==> flow/design.v <==
`timescale 1ns / 1ps
module uart_tx(clk,clk_x,rst,data_in,send,trans_done,txd);
input clk;
input clk_x;
input rst;
input[7:0] data_in;
input send;
output reg trans_done;
output reg txd;
reg[7:0] data_in_buf;
reg act0,act1;
reg act_down;
parameter
    idle=5'b00000,
    start=5'b00001,
    b0=5'b00011,
    b1=5'b00010,
    b2=5'b00110,
    b3=5'b00111,
    b4=5'b00101,
    b5=5'b00100,
    b6=5'b01100,
    b7=5'b01101,
    check=5'b01111,
    stop=5'b01110;
reg[4:0] present_state;
always@(posedge clk)
begin
    if(rst)
    begin
        act0 <= 1'b0;
        act1 <= 1'b0;
        act_down <= 1'b0;
        present_state <= idle;
        txd <= 1;
        trans_done <= 1'b0;
        data_in_buf <= 8'd0;
    end
    else if (clk_x) begin
     act0<=send;
     act1<=act0;
     act_down<=act0&~act1;
     case(present_state)
        idle: begin
                txd<=1;
                data_in_buf<=data_in;
                if(act_down==1)
                begin
                    present_state <= start;
                end
                else
                    present_state <= idle;
             end
             start: begin
                txd <= 'd0;
                present_state <= b0;
             end
             b0: begin
                txd <= data_in_buf[0];
                present_state<=b1;
             end
             b1: begin
                txd<=data_in_buf[1];
                present_state<=b2;
             end
             b2: begin
                txd<=data_in_buf[2];
                present_state<=b3;
             end
             b3: begin
                txd<=data_in_buf[3];
                present_state<=b4;
             end
             b4: begin
                txd<=data_in_buf[4];
                present_state<=b5;
             end
             b5: begin
                txd<=data_in_buf[5];
                present_state<=b6;
             end
             b6: begin
                txd<=data_in_buf[6];
                present_state<=b7;
             end
             b7: begin
                txd<=data_in_buf[7];
                present_state<=check;
             end
             check: begin
                txd<=data_in_buf[7]^data_in_buf[6]^data_in_buf[5]^data_in_buf[4]^data_in_buf[3]^data_in_buf[2]^data_in_buf[1]^data_in_buf[0];
                present_state<=stop;
             end
             stop: begin
                txd<='d1;
                trans_done <= 1;
                present_state<=idle;
             end
             default: present_state<=present_state;
        endcase
    end
end
endmodule
`timescale 1ns / 1ps
module uart_rx(clk,clk_16x,rst,rxd,data_rec,data_ready,data_error);
input clk;
input clk_16x;
input rst;
input rxd;
output reg data_ready;
output reg data_error;
output[7:0] data_rec;
reg[7:0] data_out,data_out1;
wire rxd_buf = ^data_out;
reg[15:0] clk_16x_cnt;
reg rxd1,rxd2;
reg start_flag;
parameter width=8;
parameter idle=1,one=2,two=3,stop=4;
reg[width-1:0] present_state;
reg[width-1:0] next_state;
assign data_rec=data_out1;
always@ (posedge clk)
begin
    if(rst)
        present_state<=idle;
    else if (clk_16x)
        present_state<=next_state;
end
always @(*)
begin
    next_state=idle;
    if(clk_16x_cnt<='d8)
        next_state=idle;
    if(clk_16x_cnt>'d8 && clk_16x_cnt <= 'd136)
        next_state=one;
    if(clk_16x_cnt>'d136 && clk_16x_cnt <= 'd152)
        next_state=two;
    if(clk_16x_cnt>'d152 && clk_16x_cnt <= 'd168)
        next_state=stop;
    if(clk_16x_cnt > 'd168)
        next_state=idle;
end
always@(posedge clk)
begin
    if(rst)
    begin
        rxd1<=1'd1;
        rxd2<=1'd1;
        data_ready<='d0;
        data_error<=1'd0;
        clk_16x_cnt<='d0;
        start_flag<=0;
        data_out<=8'd0;
        data_out1<=8'd0;
    end
    else if (clk_16x) begin
        case(present_state)
        idle: begin
              rxd1<=rxd;
              rxd2<=rxd1;
              if((~rxd1)&&rxd2)
                    start_flag<='d1;
              else if(start_flag==1)
                clk_16x_cnt<=clk_16x_cnt+'d1;
            end
         one: begin
                clk_16x_cnt<=clk_16x_cnt + 'd1;
                if(clk_16x_cnt=='d24)data_out[0]<=rxd;
                else if(clk_16x_cnt=='d40)data_out[1]<=rxd;
                else if(clk_16x_cnt=='d56)data_out[2]<=rxd;
                else if(clk_16x_cnt=='d72)data_out[3]<=rxd;
                else if(clk_16x_cnt=='d88)data_out[4]<=rxd;
                else if(clk_16x_cnt=='d104)data_out[5]<=rxd;
                else if(clk_16x_cnt=='d120)data_out[6]<=rxd;
                else if(clk_16x_cnt=='d136)data_out[7]<=rxd;
            end
         two: begin
                if(clk_16x_cnt=='d152)
                begin
                    if(rxd_buf==rxd) data_error<=1'd0;
                    else data_error<=1'd1;
                end
                clk_16x_cnt <= clk_16x_cnt+'d1;
            end
         stop: begin
                if(clk_16x_cnt=='d168)
                begin
                    if(1'd1==rxd)
                    begin
                        data_error<=1'd0;
                        data_ready<='d1;
                    end
                    else begin
                        data_error<=1'd1;
                        data_ready<='d0;
                    end
                end
                data_out1<=data_out;
                if(clk_16x_cnt>168)
                begin
                    clk_16x_cnt <= 0;
                    start_flag <= 0;
                end
                else
                    clk_16x_cnt <= clk_16x_cnt + 'd1;
            end
         default: ;
         endcase
    end
end
endmodule
`timescale 1ns / 1ps
module uart_top(
    input clk,
    input rst,
    input[7:0] data_in,
    output[7:0] data_rec,
    input rxd,
    output txd
);
wire clk_ms,clk_20ms,clk_16x,clk_x;
wire data_ready;
wire data_error;
wire send_ready;
reg send;
always @(posedge clk)
    if (rst) send <= 1'b0;
    else if (clk_ms) send <= ~send;
divclk my_divclk(
    .clk(clk),
    .rst(rst),
    .clk_ms(clk_ms),
    .btnclk(clk_20ms),
    .clk_16x(clk_16x),
    .clk_x(clk_x)
);
uart_tx tx(
    .clk(clk),
    .clk_x(clk_x),
    .rst(rst),
    .data_in({1'b1,data_in[6:0]}),
    .send(send),
    .trans_done(send_ready),
    .txd(txd)
    );
uart_rx rx(
    .clk(clk),
    .clk_16x(clk_16x),
    .rst(rst),
    .rxd(rxd),
    .data_rec(data_rec),
    .data_ready(data_ready),
    .data_error(data_error)
);
endmodule
module divclk(clk,rst,clk_ms,btnclk,clk_16x,clk_x);
input clk;
input rst;
output clk_ms,btnclk,clk_16x,clk_x;
reg[31:0] cnt1;
reg[31:0] cnt2;
reg[31:0] cnt3;
reg[31:0] cntclk_cnt;
reg clk_ms_q;
reg btnclk_q;
reg clk_16x_q;
reg clk_x_q;
parameter MS_MAX = 32'd15;
parameter BTN_MAX = 32'd63;
parameter X16_MAX = 32'd0;
parameter X_MAX = 32'd15;
assign clk_ms = (cnt1==MS_MAX) && !clk_ms_q;
assign btnclk = (cntclk_cnt==BTN_MAX) && !btnclk_q;
assign clk_16x = (cnt2==X16_MAX) && !clk_16x_q;
assign clk_x = (cnt3==X_MAX) && !clk_x_q;
always@(posedge clk)
begin
    if (rst) begin
        clk_ms_q<=1'b0;
        cnt1<=0;
    end
    else if(cnt1==MS_MAX)
    begin
        clk_ms_q<=~clk_ms_q;
        cnt1<=0;
    end
    else
        cnt1<=cnt1+1'b1;
end
always@(posedge clk)
begin
    if (rst) begin
        btnclk_q<=1'b0;
        cntclk_cnt<=0;
    end
    else if(cntclk_cnt==BTN_MAX)
    begin
        btnclk_q<=~btnclk_q;
        cntclk_cnt<=0;
    end
    else
        cntclk_cnt<=cntclk_cnt+1'b1;
end
always@(posedge clk)
begin
    if (rst) begin
        clk_16x_q<=1'b0;
        cnt2<=0;
    end
    else if(cnt2==X16_MAX)
    begin
        clk_16x_q<=~clk_16x_q;
        cnt2<='d0;
    end
    else
        cnt2<=cnt2+1'b1;
end
always@(posedge clk)
begin
    if (rst) begin
        clk_x_q<=1'b0;
        cnt3<=0;
    end
    else if(cnt3==X_MAX)
    begin
        clk_x_q<=~clk_x_q;
        cnt3<= 0;
    end
    else
        cnt3<=cnt3+1'b1;
end
endmodule
`timescale 1ns / 1ps
module engine(input [1:0] global_state, input clk, rst, power_on, power_off, manual_power,
              output reg next_power, output reg power_light);
    parameter POFF=1'b0,PON=1'b1;
    reg [1:0] temp_state;
    wire clk_ms,clk_20ms,clk_16x,clk_x;
    divclk my_divclk(
        .clk(clk),
        .rst(rst),
        .clk_ms(clk_ms),
        .btnclk(clk_20ms),
        .clk_16x(clk_16x),
        .clk_x(clk_x)
    );
    reg power1;
    reg [9:0] cnt;
    always @(posedge clk) begin
        if (rst) begin
          temp_state <= 2'b00;
          cnt <= 10'b0;
          power1 <= 1'b0;
        end
        else if (clk_ms) begin
          if (power_on == 1'b1 && power1 == 1'b0) begin
            cnt <= cnt + 10'b1;
            if (cnt == 10'd1000) begin
                cnt <= 10'b0;
                power1 <= 1'b1;
            end
          end
          if (power1 == 1'b1 && power_off == 1'b1) begin
            cnt <= 10'b0;
            power1 <= 1'b0;
          end
          if (global_state == 2'b00 && power_on != 1'b1 && manual_power == POFF) begin
            cnt <= 10'b0;
            power1 <= 1'b0;
          end
          if (temp_state != global_state) begin
            temp_state <= global_state;
            cnt <= 10'b0;
            power1 <= 1'b0;
          end
        end
    end
    always @(*) begin
        next_power = power1;
        power_light = next_power;
    end
endmodule
`timescale 1ns / 1ps
module milecounter(input clk, input rst, input moving, input activate,
output reg [7:0] seg1, output reg [7:0] seg2, output reg [7:0] an);
    reg[18:0] divclk_cnt;
    reg divclk;
    reg[29:0] cntclk_cnt;
    reg cntclk;
    reg[3:0] disp_dat;
    reg[2:0] disp_bit;
    reg[23:0] count;
    reg[3:0] res1;
    reg[3:0] res2;
    reg[3:0] res3;
    reg[3:0] res4;
    reg[3:0] res5;
    reg[3:0] res6;
    reg[3:0] res7;
    reg[23:0] count_n;
    reg[3:0] r1, r2, r3, r4, r5, r6, r7;
    reg[3:0] disp_dat_n;
    reg[2:0] disp_bit_n;
    reg[7:0] an_n;
    reg[7:0] seg_n;
    integer i;
    parameter maxcnt = 19'd7;
    parameter maxcount = 24'd9999999;
    parameter maxclk = 30'd0;
    wire div_en = (divclk_cnt == maxcnt) && !divclk;
    wire cnt_en = (cntclk_cnt == maxclk) && !cntclk;
    always @(posedge clk) begin
        if (rst) begin
            divclk_cnt <= 0;
            divclk <= 1'b0;
            cntclk_cnt <= 0;
            cntclk <= 1'b0;
        end
        else begin
            if (divclk_cnt == maxcnt) begin
                divclk <= ~divclk;
                divclk_cnt <= 0;
            end
            else divclk_cnt <= divclk_cnt + 1'b1;
            if (cntclk_cnt == maxclk) begin
                cntclk <= ~cntclk;
                cntclk_cnt <= 0;
            end
            else cntclk_cnt <= cntclk_cnt + 1'b1;
        end
    end
    always @(*) begin
        disp_bit_n = (disp_bit >= 7) ? 1'b0 : disp_bit + 1'b1;
        case (disp_bit_n)
            3'b000: begin
                disp_dat_n = (activate==1'b0)? 4'hf:res1;
                an_n = 8'b00000001;
            end
            3'b001: begin
                disp_dat_n = (activate==1'b0)? 4'hf:res2;
                an_n = 8'b00000010;
            end
            3'b010: begin
                disp_dat_n = (activate==1'b0)? 4'hf:res3;
                an_n = 8'b00000100;
            end
            3'b011: begin
                disp_dat_n = (activate==1'b0)? 4'hf:res4;
                an_n = 8'b00001000;
            end
            3'b100: begin
                disp_dat_n = (activate==1'b0)? 4'hf:res5;
                an_n = 8'b00010000;
            end
            3'b101: begin
                disp_dat_n = (activate==1'b0)? 4'hf:res6;
                an_n = 8'b00100000;
            end
            3'b110: begin
                disp_dat_n = (activate==1'b0)? 4'hf:res7;
                an_n = 8'b01000000;
            end
            3'b111: begin
                disp_dat_n = 0;
                an_n = 8'b10000000;
            end
            default: begin
                disp_dat_n = 0;
                an_n = 8'b00000000;
            end
        endcase
        case (disp_dat_n)
            4'h0 : seg_n = 8'hfc;
            4'h1 : seg_n = 8'h60;
            4'h2 : seg_n = 8'hda;
            4'h3 : seg_n = 8'hf2;
            4'h4 : seg_n = 8'h66;
            4'h5 : seg_n = 8'hb6;
            4'h6 : seg_n = 8'hbe;
            4'h7 : seg_n = 8'he0;
            4'h8 : seg_n = 8'hfe;
            4'h9 : seg_n = 8'hf6;
            4'ha : seg_n = 8'hee;
            4'hb : seg_n = 8'h3e;
            4'hc : seg_n = 8'h9c;
            4'hd : seg_n = 8'h7a;
            4'he : seg_n = 8'h9e;
            default : seg_n = 8'h8e;
        endcase
    end
    always @(posedge clk) begin
        if (rst) begin
            disp_bit <= 3'd0;
            disp_dat <= 4'd0;
            an <= 8'b00000001;
            seg1 <= 8'd0;
            seg2 <= 8'd0;
        end
        else if (div_en) begin
            disp_bit <= disp_bit_n;
            disp_dat <= disp_dat_n;
            an <= an_n;
            if (an_n > 8'b00001000) seg1 <= seg_n;
            else seg2 <= seg_n;
        end
    end
    always @(*) begin
        if(activate==1'b0)
            count_n = 0;
        else
            count_n = (moving == 1'b1) ? ((count == maxcount) ? 24'd0 : count + 24'd1) : count;
        r1 = 0;
        r2 = 0;
        r3 = 0;
        r4 = 0;
        r5 = 0;
        r6 = 0;
        r7 = 0;
        for (i = 23; i >= 0; i = i - 1) begin
            if (r1 >= 4'd5) r1 = r1 + 4'd3;
            if (r2 >= 4'd5) r2 = r2 + 4'd3;
            if (r3 >= 4'd5) r3 = r3 + 4'd3;
            if (r4 >= 4'd5) r4 = r4 + 4'd3;
            if (r5 >= 4'd5) r5 = r5 + 4'd3;
            if (r6 >= 4'd5) r6 = r6 + 4'd3;
            if (r7 >= 4'd5) r7 = r7 + 4'd3;
            r7 = {r7[2:0], r6[3]};
            r6 = {r6[2:0], r5[3]};
            r5 = {r5[2:0], r4[3]};
            r4 = {r4[2:0], r3[3]};
            r3 = {r3[2:0], r2[3]};
            r2 = {r2[2:0], r1[3]};
            r1 = {r1[2:0], count_n[i]};
        end
    end
    always @(posedge clk) begin
        if (rst) begin
            count <= 24'd0;
            res1 <= 4'd0;
            res2 <= 4'd0;
            res3 <= 4'd0;
            res4 <= 4'd0;
            res5 <= 4'd0;
            res6 <= 4'd0;
            res7 <= 4'd0;
        end
        else if (cnt_en) begin
            count <= count_n;
            res1 <= r1;
            res2 <= r2;
            res3 <= r3;
            res4 <= r4;
            res5 <= r5;
            res6 <= r6;
            res7 <= r7;
        end
    end
endmodule
`timescale 1ns / 1ps
module manual(input clk, input rst, input power, input[1:0] global_state, input[1:0] state, 
input[3:0] moving_state, input clutch,brake,throttle,rgs,left,right,
output reg [1:0] next_state, output reg [3:0] next_moving_state, 
output reg manual_power, output reg turn_left_light, output reg turn_right_light,
output [7:0] seg1, output [7:0] seg2, output [7:0] an);
    parameter POFF=1'b0,PON=1'b1;
    parameter NSTART=2'b00,START=2'b01,MOVING=2'b10;
    parameter NON_MOVING=4'b0000,MOVE_FORWARD=4'b0001,MOVE_BACK=4'b0010,
    TURN_RIGHT=4'b1000,TURN_LEFT=4'b0100;
    reg activate;
    reg moving;
    milecounter mc(.clk(clk), .rst(rst), .moving(moving), .activate(activate),
    .seg1(seg1), .seg2(seg2), .an(an));
    always @(*) begin
      if (power == 1'b1 && global_state == 2'b00) activate = 1'b1;
      else activate = 1'b0;
    end
    always @(*) begin
      if (moving_state == MOVE_FORWARD || moving_state == MOVE_BACK) moving = 1'b1;
      else moving = 1'b0;
    end
    always @(*) begin
    turn_left_light = 1'b0;
    turn_right_light = 1'b0;
    next_state = NSTART;
    next_moving_state = NON_MOVING;
    manual_power = power;
    if (power == PON && global_state == 2'b00) begin
      case(state)
      NSTART:begin
        turn_left_light = 1'b1;
        turn_right_light = 1'b1;
      if (brake) begin 
        next_state = NSTART;
        manual_power = PON; 
      end
      else if(throttle&&~clutch) begin 
        next_state = NSTART;
        manual_power = POFF; 
      end
      else if(throttle&&clutch&&~brake&&~rgs) begin 
        next_state = START;
        manual_power = PON; 
      end
      else begin 
        next_state = state;
        manual_power = power; 
      end
      next_moving_state = NON_MOVING;
      end
      START:begin
      turn_left_light = 1'b0;
      turn_right_light = 1'b0;
      manual_power = PON;
      if (brake) begin 
        next_state = NSTART;
        next_moving_state = NON_MOVING; 
      end
      else if (~clutch&&throttle) begin 
        next_state = MOVING;
        if (rgs) next_moving_state = MOVE_BACK;
        else next_moving_state = MOVE_FORWARD; 
      end
      else if (~throttle) begin
        next_state = state;
        next_moving_state = NON_MOVING;
        manual_power = power;
      end
      else begin 
        next_state = state;
        next_moving_state = moving_state;
        manual_power = power; 
      end
      if (next_state != NSTART && next_moving_state != NON_MOVING && next_moving_state != MOVE_BACK) begin
        if(~left&&~right) begin 
          if (next_state == MOVING) next_moving_state = MOVE_FORWARD;
          turn_left_light = 1'b0;
          turn_right_light = 1'b0;
        end 
        else if (~left&&right) begin
          if (next_state == MOVING) next_moving_state = TURN_RIGHT;
          turn_left_light = 1'b0;
          turn_right_light = 1'b1;
        end
        else if (left&&~right) begin
          if (next_state == MOVING) next_moving_state = TURN_LEFT;
          turn_right_light = 1'b0;
          turn_left_light = 1'b1;
        end
        else begin
          if (next_state == MOVING) next_moving_state = MOVE_FORWARD;
          turn_left_light = 1'b1;
          turn_right_light = 1'b1;
        end
      end
      end
      MOVING:begin
      if (rgs&&~clutch) begin
        manual_power = POFF;
        next_state = NSTART;
        next_moving_state = NON_MOVING;
      end
      else if (brake) begin
        manual_power = PON;
        next_state = NSTART;
        next_moving_state = NON_MOVING;
      end
      else if (~throttle) begin
        manual_power = PON;
        next_state = START;
        next_moving_state = NON_MOVING;
      end
      else if (rgs&&clutch) begin
        manual_power = PON;
        next_state = MOVING;
        next_moving_state = MOVE_BACK;
      end
      else if (~rgs) begin
        manual_power = PON;
        next_state = MOVING;
        next_moving_state = MOVE_FORWARD;
      end
      else begin
        manual_power = PON;
        next_state = state;
        next_moving_state = moving_state;
      end
      if (next_state != NSTART && next_moving_state != NON_MOVING && next_moving_state != MOVE_BACK) begin
        if(~left&&~right) begin 
          if (next_state == MOVING) next_moving_state = MOVE_FORWARD;
          turn_left_light = 1'b0;
          turn_right_light = 1'b0;
        end 
        else if (~left&&right) begin
          if (next_state == MOVING) next_moving_state = TURN_RIGHT;
          turn_left_light = 1'b0;
          turn_right_light = 1'b1;
        end
        else if (left&&~right) begin
          if (next_state == MOVING) next_moving_state = TURN_LEFT;
          turn_right_light = 1'b0;
          turn_left_light = 1'b1;
        end
        else begin
          if (next_state == MOVING) next_moving_state = MOVE_FORWARD;
          turn_left_light = 1'b1;
          turn_right_light = 1'b1;
        end
      end
      end
      endcase
    end
    else begin
      turn_left_light = 1'b0;
      turn_right_light = 1'b0; 
      next_state = NSTART;
      next_moving_state = NON_MOVING;
    end
    end
endmodule
`timescale 1ns / 1ps
module semiauto(input power, input [1:0] global_state, input [3:0] detector, 
input[1:0] state, input[3:0] moving_state, input rst, input sys_clk, 
input left, input right, input straight, input back, 
output reg [1:0] next_state, output reg [3:0] next_moving_state);
  parameter s1=2'b01, s2=2'b00, s3=2'b10, s4=2'b11;
  parameter MOVE_FORWARD=4'b0001, STOP=4'b0000, TURN_LEFT=4'b0100, TURN_RIGHT=4'b1000;
  reg crossroad;
  reg around;
  reg [15:0] turn_cnt;
  reg [10:0] cool_cnt;
  reg [3:0] traffic;
  wire clk_ms,clk_20ms,clk_16x,clk_x;
  divclk myclk(sys_clk,rst,clk_ms,clk_20ms,clk_16x,clk_x);
  always @(posedge sys_clk) begin
    if (rst == 1'b1) begin
      turn_cnt <= 11'b0;
    end
    else if (clk_20ms) begin
      if (state == s3) turn_cnt <= turn_cnt + 11'b1;
      else turn_cnt <= 11'b0;
    end
  end
  always @(posedge sys_clk) begin
    if (rst == 1'b1) begin
      cool_cnt <= 11'b0;
    end
    else if (clk_20ms) begin
      if (state == s4) cool_cnt <= cool_cnt + 11'b1;
      else cool_cnt <= 11'b0;
    end
  end
  always @(posedge sys_clk) begin
    if (rst) crossroad <= 1'b1;
    else if (detector[0] || ~detector[1] || ~detector[2]) crossroad <= 1'b1;
    else crossroad <= 1'b0;
  end
  always @(*) begin
    if (straight) begin
      traffic = MOVE_FORWARD;
      around = 1'b0;
    end
    else if (back) begin
      traffic = TURN_LEFT;
      around = 1'b1;
    end
    else if (left && ~right) begin
      traffic = TURN_LEFT;
      around = 1'b0;
    end 
    else if (~left && right) begin
      traffic = TURN_RIGHT;
      around = 1'b0;
    end 
    else begin
      traffic = STOP;
      around = 1'b0;
    end 
  end
  always @(*) begin
    if (power == 1'b1 && global_state == 2'b10) begin
      case (state)
        s1:begin
          case (crossroad)
            1'b0: begin
              next_state = s1;
              next_moving_state = MOVE_FORWARD;
            end
            1'b1: begin
              next_state = s2;
              next_moving_state = STOP;
            end
            default: begin
              next_state = s1;
              next_moving_state = MOVE_FORWARD;
            end
          endcase
        end 
        s2:begin
          case (traffic)
            STOP: begin
              next_state = s2;
              next_moving_state = STOP;
            end 
            MOVE_FORWARD: begin
              next_state = s4;
              next_moving_state = MOVE_FORWARD;
            end
            TURN_LEFT: begin
              next_state = s3;
              next_moving_state = TURN_LEFT;
            end
            TURN_RIGHT: begin
              next_state = s3;
              next_moving_state = TURN_RIGHT;
            end
            default: begin
              next_state = s2;
              next_moving_state = STOP;
            end
          endcase
        end
        s3:begin
          case (around)
            1'b1: begin
              if (turn_cnt >= 16'd200) begin
                next_state = s4;
                next_moving_state = MOVE_FORWARD;
              end
              else begin
                next_state = s3;
                if (moving_state == TURN_LEFT) next_moving_state = TURN_LEFT;
                else next_moving_state = TURN_RIGHT;
              end
            end
            1'b0: begin
              if (turn_cnt >= 16'd100) begin
                next_state = s4;
                next_moving_state = MOVE_FORWARD;
              end
              else begin
                next_state = s3;
                if (moving_state == TURN_LEFT) next_moving_state = TURN_LEFT;
                else next_moving_state = TURN_RIGHT;
              end
            end
            default: begin
              next_state = s3;
              if (moving_state == TURN_LEFT) next_moving_state = TURN_LEFT;
              else next_moving_state = TURN_RIGHT;
            end
          endcase
        end
        s4:begin
          if (cool_cnt >= 11'd50) begin
            next_state = s1;
            next_moving_state = MOVE_FORWARD;
          end
          else begin
            next_state = s4;
            next_moving_state = MOVE_FORWARD;
          end
        end
      endcase
    end
    else begin
      next_state = s2;
      next_moving_state = STOP;
    end
  end
endmodule
`timescale 1ns / 1ps
module auto(input sys_clk, rst, power,
global_state, input[1:0] state, input[3:0] moving_state, input[3:0] detector,
output pl_beacon_sig, output de_beacon_sig,
output reg[1:0] next_state, output reg[3:0] next_moving_state);
    parameter MOVING=2'b01, WAITING=2'b00, TURNING=2'b10, COOLING=2'b11;
    parameter MOVE_FORWARD=4'b0001, STOP=4'b0000, TURN_LEFT=4'b0100, TURN_RIGHT=4'b1000;
    assign pl_beacon_sig = 1'b0;
    assign de_beacon_sig = 1'b0;
    reg crossroad;
    reg [3:0] nms;
    reg [10:0] turn_cnt;
    reg [10:0] cool_cnt;
    reg [10:0] wait_cnt;
    wire clk_ms,clk_20ms,clk_16x,clk_x;
    divclk myclk(sys_clk,rst,clk_ms,clk_20ms,clk_16x,clk_x);
    always @(*) begin
        if (power == 1'b1 && global_state == 2'b01) begin
            case (state)
                MOVING: begin
                  case (crossroad)
                    1'b0: begin
                      next_state = MOVING;
                      next_moving_state = MOVE_FORWARD;
                    end
                    1'b1: begin
                      next_state = WAITING;
                      next_moving_state = STOP;
                    end
                  endcase
                end
                WAITING: begin
                  if (wait_cnt >= 11'd100) begin
                    case (nms)
                        MOVE_FORWARD: begin
                            next_state = COOLING;
                            next_moving_state = MOVE_FORWARD;
                        end
                        TURN_LEFT: begin
                            next_state = TURNING;
                            next_moving_state = TURN_LEFT;
                        end
                        TURN_RIGHT: begin
                            next_state = TURNING;
                            next_moving_state = TURN_RIGHT;
                        end
                        default: begin
                            next_state = WAITING;
                            next_moving_state = STOP;
                        end
                    endcase
                  end
                  else begin
                    next_state = WAITING;
                    next_moving_state = STOP;
                  end       
                end 
                TURNING: begin
                    if (turn_cnt >= 11'd100) begin
                        next_state = COOLING;
                        next_moving_state = MOVE_FORWARD;
                    end
                    else begin
                        next_state = TURNING;
                        if (moving_state == TURN_LEFT) next_moving_state = TURN_LEFT;
                        else next_moving_state = TURN_RIGHT;
                    end
                end
                COOLING: begin
                    if (cool_cnt >= 11'd50) begin
                        next_state = MOVING;
                        next_moving_state = MOVE_FORWARD;
                    end
                    else begin
                        next_state = COOLING;
                        next_moving_state = MOVE_FORWARD;
                    end
                end
            endcase
        end
        else begin
          next_state = WAITING;
          next_moving_state = STOP;
        end
    end
    always @(posedge sys_clk) begin
         if (rst) nms <= STOP;
         else case (detector)  
            4'b0001: nms <= TURN_LEFT;
            4'b0010: nms <= TURN_LEFT;
            4'b0011: nms <= TURN_LEFT;
            4'b1010: nms <= TURN_LEFT;
            4'b1011: nms <= TURN_LEFT;
            4'b0000: nms <= TURN_RIGHT;
            4'b0100: nms <= TURN_RIGHT;
            4'b0101: nms <= TURN_RIGHT;
            4'b1000: nms <= TURN_RIGHT;
            4'b1001: nms <= TURN_RIGHT;
            4'b1100: nms <= TURN_RIGHT;
            4'b1101: nms <= TURN_RIGHT;
            4'b0110: nms <= MOVE_FORWARD;
            4'b0111: nms <= MOVE_FORWARD;
            4'b1110: nms <= MOVE_FORWARD;
            4'b1111: nms <= MOVE_FORWARD;
         endcase
    end
    always @(posedge sys_clk) begin
        if (rst) crossroad <= 1'b1;
        else if (detector[0] || ~detector[1] || ~detector[2]) crossroad <= 1'b1;
        else crossroad <= 1'b0;
    end
    always @(posedge sys_clk) begin
        if (rst == 1'b1) begin
            wait_cnt <= 11'b0;
        end
        else if (clk_20ms) begin
            if (state == WAITING) wait_cnt <= wait_cnt + 11'b1;
            else wait_cnt <= 11'b0;
        end
    end
    always @(posedge sys_clk) begin
        if (rst == 1'b1) begin
            turn_cnt <= 11'b0;
        end
        else if (clk_20ms) begin
            if (state == TURNING) turn_cnt <= turn_cnt + 11'b1;
            else turn_cnt <= 11'b0;
        end
    end
    always @(posedge sys_clk) begin
        if (rst == 1'b1) begin
            cool_cnt <= 11'b0;
        end
        else if (clk_20ms) begin
            if (state == COOLING) cool_cnt <= cool_cnt + 11'b1;
            else cool_cnt <= 11'b0;
        end
    end
endmodule
`timescale 1ns / 1ps
module SimulatedDevice(
    input[1:0] global_state,
    input sys_clk,
    input rx,
    output tx,
    input turn_left_signal,
    input turn_right_signal,
    input move_forward_signal,
    input move_backward_signal,
    input place_barrier_signal,
    input destroy_barrier_signal,
    input rst,
    input clutch,
    input throttle,
    input brake,
    input power_on,
    input power_off,
    output front_detector,
    output back_detector,
    output left_detector,
    output right_detector,
    output move_backward_light,
    output move_forward_light,
    output turn_left_light,
    output turn_right_light,
    output power_light,
    output reg [2:0] state_light,
    output reg [3:0] moving_light,
    output [7:0] seg1,
    output [7:0] seg2,
    output [7:0] an
    );
    wire power;
    reg [1:0] state;
    reg [3:0] moving_state;
    wire manual_power;
    wire [1:0] next_state1;
    wire [1:0] next_state2;
    wire [1:0] next_state3;
    wire [3:0] next_moving_state1;
    wire [3:0] next_moving_state2;
    wire [3:0] next_moving_state3;
    wire pl_beacon_sig, de_beacon_sig;
    wire next_power;
    engine en(.global_state(global_state), .clk(sys_clk), .rst(rst), .power_on(power_on), .power_off(power_off), 
    .manual_power(manual_power), .next_power(next_power), .power_light(power_light));
    manual ma(.clk(sys_clk), .rst(rst), .power(power), .global_state(global_state), .state(state), .moving_state(moving_state), .clutch(clutch), 
    .brake(brake), .throttle(throttle), .rgs(move_backward_signal), .left(turn_left_signal), 
    .right(turn_right_signal), .next_state(next_state1), .next_moving_state(next_moving_state1),
    .manual_power(manual_power), .turn_left_light(turn_left_light), .turn_right_light(turn_right_light),
    .seg1(seg1), .seg2(seg2), .an(an));
    semiauto sa(.power(power), .global_state(global_state),
    .detector({front_detector, left_detector, right_detector, back_detector}),
    .state(state), .moving_state(moving_state), .rst(rst), .sys_clk(sys_clk), 
    .left(turn_left_signal), .right(turn_right_signal), .straight(move_forward_signal), 
    .back(move_backward_signal), .next_state(next_state2), .next_moving_state(next_moving_state2));
    auto au(.sys_clk(sys_clk), .rst(rst), .power(power), .global_state(global_state), 
    .state(state), .moving_state(moving_state),
    .detector({front_detector, left_detector, right_detector, back_detector}),
    .pl_beacon_sig(pl_beacon_sig), .de_beacon_sig(de_beacon_sig), 
    .next_state(next_state3), .next_moving_state(next_moving_state3));
    assign power = next_power;
    assign move_backward_light = 1'b0;
    assign move_forward_light = 1'b0;
    always @(*) begin
      if (power == 1'b1) begin
        if (global_state == 2'b00) begin
            if (state == 2'b00) state_light = 3'b001;
            else if (state == 2'b01) state_light = 3'b010;
            else state_light = 3'b100;
        end
        else begin
          case (state)
            2'b00: state_light = 3'b001;
            2'b01: state_light = 3'b010;
            2'b10: state_light = 3'b100;
            2'b11: state_light = 3'b111; 
          endcase
        end
        moving_light = moving_state;
      end 
      else begin
        state_light = 3'b000;
        moving_light = moving_state;
      end
    end
    always @(posedge sys_clk) begin
        if (rst == 1'b1) begin
          state <= 2'b00;
          moving_state <= 4'b0000;
        end
        else begin
          case (global_state)
            2'b00:begin
                state <= next_state1;
                moving_state <= next_moving_state1;
            end
            2'b10:begin
                state <= next_state2;
                moving_state <= next_moving_state2;
            end
            2'b01:begin
                state <= next_state3;
                moving_state <= next_moving_state3;
            end
            default: ;
          endcase
        end
    end
    wire [7:0] in = {2'b10, 2'b00, moving_state};
    wire [7:0] rec;
    assign front_detector = rec[0];
    assign left_detector = rec[1];
    assign right_detector = rec[2];
    assign back_detector = rec[3];
    uart_top md(.clk(sys_clk), .rst(rst), .data_in(in), .data_rec(rec), .rxd(rx), .txd(tx));
endmodule
-- Step by step through the tools: SimulatedDevice
The steps from the RTL of SimulatedDevice to its reports follow in flow order.
Lines are those of the file above, counted from 1.
Operators carry their Yosys type and port widths (W data, S select, Z words).
Library cell names are shortened.
Not given: n/a
- top: SimulatedDevice
- clock port: sys_clk
- cell library: sky130hd
- corner: tt_025C_1v80

-- Word level
Source: Yosys, flattened and elaborated, memories not mapped. Widths are those after wreduce. Registers that Yosys merges into a memory's read port (data or address) are not register bits. Print and check cells do not count.
Yosys's memory passes give these memory sizes; they may raise the number of words (mostly to a power of two), join words into wider ones and drop unused or constant bits.
- output and inout bits: 41
- noted bits of input ports: 16
- ROM bits at 160
- noted word-level cells: 842
- RAM bits at 0
- word width x clocked read ports: 3
- memories kept: 2
- noted register bits after elaboration: 462
- noted bits in latches: 0
- eq/ne operators at 58
- $add $sub $neg: 157
- multipliers: 0
- noted bitwise logic cells: 32
- muxes and demuxes at 291
- reduce/logical cells at 90
- $lt $le $gt $ge at 155
- noted shift-type cells: 0
- noted divide/modulo/power cells: 0
- memories (memory ; words ; width ; rd ports ; wr ports ; line ; source):
    (no name shown) ; 16 ; 7 ; 1 ; 0 ; 473 ; case (disp_dat_n)
    (no name shown) ; 16 ; 3 ; 1 ; 0 ; 959 ; else case (detector)
- operator list (cell ; count):
    $mux W4 ; 162
    $ge A4 B3 Y1 const B ; 133
    $add A4 B2 Y4 const B ; 117
    $add A32 B1 Y32 const B ; 6
    $eq A32 B4 Y1 const B ; 3
    $mux W3 ; 28
    $mux W24 ; 3
    $eq A32 B6 Y1 const B ; 2
    $pmux W8 S8 ; 1
    $mux W16 ; 4
    $pmux W5 S12 ; 1
    $mux W10 ; 5
    $gt A16 B8 Y1 const B ; 3
    $le A16 B8 Y1 const B ; 3
    $add A3 B2 Y3 const B ; 16
    $pmux W16 S3 ; 1
    $add A11 B1 Y11 const B ; 4
    $mux W2 ; 22
    $mux W11 ; 4
    $pmux W4 S3 ; 3
    $mux W1 ; 34
    $logic_and A1 B1 Y1 ; 32
    $add A16 B1 Y16 const B ; 2
    $eq A16 B6 Y1 const B ; 2
    $logic_not A32 Y1 ; 1
    $pmux W4 S8 ; 1
    $pmux W4 S4 ; 2
    $add A30 B1 Y30 const B ; 1
Other operator kinds: 70; their cells: 187.

-- Logic depth
Longest topological path by Yosys (ltp), each cell counted once; first at word level (registers and memories cut), then after technology mapping (sequential cells cut; the memories' decode and read muxes count).
- word-level depth at 51
- noted ABC_AREA: 0
- gate-level depth with buffers: 112
- depth with buffers taken out: 105

-- Synthesis result
Yosys stat after the flow's synthesis: flattened, memories mapped to cells. It holds for the ABC_AREA given above (unset counts as 0); a run with the other value may have another netlist.
The area totals of this step are shown rounded.
- buffers at 195
- sequential part of the area at 9310 sq um
- cell count: 4538
- flip-flops: 465
- cell area after synthesis: 34600 sq um
- cell types (cell ; count ; area in all (sq um)):
    dfxtp_1 ; 465 ; 9.31E+03
    nor2_1 ; 669 ; 2.51E+03
    xor2_1 ; 199 ; 1.74E+03
    nand2_1 ; 399 ; 1.5E+03
    a21oi_1 ; 272 ; 1.36E+03
    ha_1 ; 99 ; 1.24E+03
    xnor2_1 ; 142 ; 1.24E+03
    nand3_1 ; 223 ; 1116.07
    o21ai_0 ; 173 ; 865.83
    mux2i_1 ; 73 ; 730.701
    nor3_1 ; 143 ; 715.686
    and3_1 ; 96 ; 600.576
    nor4_1 ; 88 ; 550.528
    clkbuf_1 ; 140 ; 525.504
    nand4_1 ; 84 ; 525.504
    inv_1 ; 132 ; 495.475
    a211oi_1 ; 60 ; 450.432
    o211ai_1 ; 56 ; 420.403
Not listed: further types 133, cells in them 1025.
The figures by module come from a second, unflattened synthesis with its own total; it is not the netlist above.
- cells (unflattened synthesis): 6686
- area (unflattened synthesis): 52300 sq um
Each row is one instance without its submodules.
- by module (module ; cells ; seq. area (sq um) ; instances ; area (sq um)):
    divclk ; 741 ; 2640 ; 4 ; 6240
    milecounter ; 2767 ; 2540 ; 1 ; 19200
    uart_rx ; 254 ; 821 ; 1 ; 2100
    auto ; 209 ; 741 ; 1 ; 1820
    semiauto ; 176 ; 561 ; 1 ; 1500
    uart_tx ; 113 ; 500 ; 1 ; 1030
    engine ; 75 ; 260 ; 1 ; 702
    SimulatedDevice ; 53 ; 120 ; 1 ; 475
    manual ; 71 ; 0.0 ; 1 ; 444
    uart_top ; 4 ; 20.0 ; 1 ; 36.3

-- Worst setup path after synthesis
Source: OpenSTA report_checks on the synthesized netlist (no wires, ideal clock, input and output delay 20% of the period each), path of least setup slack; recovery checks are left aside. Register names are those of the netlist, which keeps one name where synthesis merged equal registers.
- path kind: input port to flip-flop
- from: input port global_state[0]
- to: register ma.mc.res7[2]
- slack: 1.092 ns
- launch time at the first pin at 5.000 ns
- noted arrival: 23.821 ns
- noted buffers on the path: 6
- setup time at 0.087 ns
- data required time at 24.913 ns
- driving pins on the path: 109
- path delay: 18.908 ns
- clock period: 25.0 ns
- external input delay at 5.000 ns
- synthesis period reached at 23.908 ns
"path delay" = arrival - input delay + setup time.
"driving pins on the path" counts driving pins, that of a launching flip-flop among them; a cell with two outputs on the path counts twice.
"synthesis period reached" = period - worst setup slack (recovery checks aside). The figure is calculated, with input and output delays left at 20% of the set period.
The rows between start and end are the longest chain of elaborated cells between them; the timing report does not say that the signal goes this way. Where chains are equally long, one stands for them.
A line is the first line of the expression or statement that the cell stems from. Yosys adds cells for indexed reads and writes and turns some case tables into memories.
- cell sequence: inv_1 > ha_1 > clkbuf_1 > nand2_1 > clkbuf_1 > a31oi_1 > o21a_1 > inv_2 > ha_1 > nor2b_1 > a211o_1 > xnor2_4 > ha_1 > nor2b_1 > nor2_1 > nor2_1 > a211oi_4 > a311o_1 > [73 not listed] > a21o_1 > a41oi_2 > nor2_1 > xnor2_1 > nand2b_1 > ha_1 > a21oi_1 > xnor3_1 > ha_1 > nand2b_1 > nand2_1 > a21oi_1 > a21oi_1 > ha_1 > nand2b_1 > a21boi_1 > nor2_1 > o31ai_1
- noted cells in the longest elaborated chain: 50
- elaborated cells between the ends (all ways) at 343
- those cells by class: add/sub (113); compare (113); mux (115); reduce/logical (2)
- RTL lines, path after synthesis (element ; line ; source):
    from (decl) ; 1013 ; input[1:0] global_state,
    $logic_not A2 Y1 ; 575 ; if (power == 1'b1 && global_state == 2'b00) activate = 1'b1;
    $logic_and A1 B1 Y1 ; 575 ;
    $mux W1 ; 575 ;
    $mux W24 ; 509 ; if(activate==1'b0)
    $add A1 B2 Y3 ; 521 ; if (r1 >= 4'd5) r1 = r1 + 4'd3;
    $mux W3 ; 521 ;
    $ge A4 B3 Y1 ; 521 ;
    [36 not listed] ; n/a ;
    $mux W4 ; 524 ; if (r4 >= 4'd5) r4 = r4 + 4'd3;
    $add A4 B2 Y4 ; 525 ; if (r5 >= 4'd5) r5 = r5 + 4'd3;
    $mux W4 ; 525 ;
    $add A4 B2 Y4 ; 526 ; if (r6 >= 4'd5) r6 = r6 + 4'd3;
    $mux W4 ; 526 ;
    $add A3 B2 Y3 ; 527 ; if (r7 >= 4'd5) r7 = r7 + 4'd3;
    $mux W3 ; 527 ;
    to (assign) ; 546 ; res7 <= 4'd0;
    to (assign) ; 556 ; res7 <= r7;
    to (decl) ; 400 ; reg[3:0] res7;

-- Path in the finished layout
Path of least setup slack in the final report of run 1 (OpenROAD, finished layout, wires in). Where an end is a register, its clock arrival counts in the times.
- path kind: input port to flip-flop
- from: input port global_state[0]
- to: register ma.mc.res7[1]
- external input delay at 4.60 ns
- noted buffers on the path: 5
- launch time at the first pin at 4.60 ns
- driving pins on the path: 103
- clock period: 23.0 ns
- noted arrival: 23.34 ns
- data required time at 23.46 ns
- setup time at 0.12 ns
- slack: 0.12 ns
The rows between start and end are the longest chain of elaborated cells between them; the timing report does not say that the signal goes this way. Where chains are equally long, one stands for them.
- cell sequence: dlygate4sd2_1 > inv_2 > ha_4 > nand2_8 > a31o_4 > a21o_2 > ha_2 > nor2b_1 > a211o_2 > xnor2_4 > ha_1 > nor2b_4 > nor2_1 > nor2_2 > a211oi_4 > a311o_1 > o21ai_4 > inv_4 > [67 not listed] > inv_1 > ha_1 > a211o_1 > a211oi_2 > mux2i_4 > a21oi_4 > nor2_2 > xnor2_2 > ha_1 > nand2b_1 > nand2_1 > a21oi_1 > a21oi_2 > ha_2 > nand2b_1 > a21boi_2 > xnor2_1 > o21ai_1
- noted cells in the longest elaborated chain: 50
- elaborated cells between the ends (all ways) at 343
- those cells by class: add/sub (113); compare (113); mux (115); reduce/logical (2)
- RTL lines, path after layout (element ; line ; source):
    from (decl) ; 1013 ; input[1:0] global_state,
    $logic_not A2 Y1 ; 575 ; if (power == 1'b1 && global_state == 2'b00) activate = 1'b1;
    $logic_and A1 B1 Y1 ; 575 ;
    $mux W1 ; 575 ;
    $mux W24 ; 509 ; if(activate==1'b0)
    $add A1 B2 Y3 ; 521 ; if (r1 >= 4'd5) r1 = r1 + 4'd3;
    $mux W3 ; 521 ;
    $ge A4 B3 Y1 ; 521 ;
    [36 not listed] ; n/a ;
    $mux W4 ; 524 ; if (r4 >= 4'd5) r4 = r4 + 4'd3;
    $add A4 B2 Y4 ; 525 ; if (r5 >= 4'd5) r5 = r5 + 4'd3;
    $mux W4 ; 525 ;
    $add A4 B2 Y4 ; 526 ; if (r6 >= 4'd5) r6 = r6 + 4'd3;
    $mux W4 ; 526 ;
    $add A3 B2 Y3 ; 527 ; if (r7 >= 4'd5) r7 = r7 + 4'd3;
    $mux W3 ; 527 ;
    to (assign) ; 546 ; res7 <= 4'd0;
    to (assign) ; 556 ; res7 <= r7;
    to (decl) ; 400 ; reg[3:0] res7;

Add stored flow runs of SimulatedDevice

SimulatedDevice through Yosys and OpenROAD on sky130hd: 4 stored runs, unordered, with their settings and measured results. The constraints put input and output delay at 20% of the set period each and load the outputs with 0.01 pF.
"clock period achieved" = clock period - worst setup slack. The figure is calculated, with input and output delays left at 20% of the set period.
"time used up by the worst setup path" means the part of the period allowed to the worst setup path (the constraints hold back 20% at inputs and 20% at outputs) less its slack; where the path has registers, the arrival times of their clocks count too.
"total power of the final layout": no workload was simulated; the value follows from the tool's default switching activity.
Values from the reports are rounded here.

Run 1
Settings were CAP_MARGIN = 35; CELL_PAD_IN_SITES_DETAIL_PLACEMENT = 0; CORE_ASPECT_RATIO = 0.99; CORE_MARGIN = 10; CORE_UTILIZATION = 48; GPL_TIMING_DRIVEN = 0; MAX_ROUTING_LAYER = met4; PLACE_DENSITY_LB_ADDON = 0.05; SETUP_SLACK_MARGIN = -1.06; SLEW_MARGIN = 0; period_ns = 23.0
- final worst hold slack at 0.440 ns
- standard-cell area after routing: 38,900 sq um
- noted the total negative slack on setup checks: 0.000 ns
- post-synthesis cell area at 34,600 sq um
- utilization after routing at 54.7%
- noted the time used up by the worst setup path: 18.28 ns
- worst setup path kind: input port to flip-flop
- clock period achieved: 22.884 ns
- worst slack on setup checks: 0.116 ns
- total power of the final layout: 0.00174 W
- area of the die: 83,300 sq um

Run 2
Settings were period_ns = 25.0; CAP_MARGIN = 20; CORE_MARGIN = 2; CORE_UTILIZATION = 40; SLEW_MARGIN = 20
- final worst hold slack at 0.440 ns
- standard-cell area after routing: 38,200 sq um
- noted the total negative slack on setup checks: 0.000 ns
- post-synthesis cell area at 34,600 sq um
- utilization after routing at 44.7%
- noted the time used up by the worst setup path: 18.46 ns
- worst setup path kind: input port to flip-flop
- clock period achieved: 23.456 ns
- worst slack on setup checks: 1.54 ns
- total power of the final layout: 0.00159 W
- area of the die: 88,900 sq um

Run 3
Settings were CORE_ASPECT_RATIO = 1.03; CORE_UTILIZATION = 26; CTS_CLUSTER_DIAMETER = 376; PLACE_DENSITY = 0.88; SETUP_SLACK_MARGIN = 0.72; period_ns = 32.7; CAP_MARGIN = 20; CORE_MARGIN = 2; SLEW_MARGIN = 20
- final worst hold slack at 0.448 ns
- standard-cell area after routing: 38,200 sq um
- noted the total negative slack on setup checks: 0.000 ns
- post-synthesis cell area at 34,600 sq um
- utilization after routing at 29.0%
- noted the time used up by the worst setup path: 22.01 ns
- worst setup path kind: input port to flip-flop
- clock period achieved: 28.552 ns
- worst slack on setup checks: 4.15 ns
- total power of the final layout: 0.00114 W
- area of the die: 136,000 sq um

Run 4
Settings were ABC_AREA = 1; CAP_MARGIN = 10; CELL_PAD_IN_SITES_DETAIL_PLACEMENT = 2; CORE_ASPECT_RATIO = 1.32; CORE_UTILIZATION = 33; CTS_CLUSTER_DIAMETER = 297; GPL_ROUTABILITY_DRIVEN = 1; MAX_ROUTING_LAYER = met4; MIN_ROUTING_LAYER = met1; PLACE_DENSITY_LB_ADDON = 0.26; TNS_END_PERCENT = 70; period_ns = 39.5; CORE_MARGIN = 2; SLEW_MARGIN = 20
- final worst hold slack at 0.459 ns
- standard-cell area after routing: 36,100 sq um
- noted the total negative slack on setup checks: 0.000 ns
- post-synthesis cell area at 32,500 sq um
- utilization after routing at 36.9%
- noted the time used up by the worst setup path: 19.31 ns
- worst setup path kind: input port to flip-flop
- clock period achieved: 27.214 ns
- worst slack on setup checks: 12.3 ns
- total power of the final layout: 0.00106 W
- area of the die: 101,000 sq um
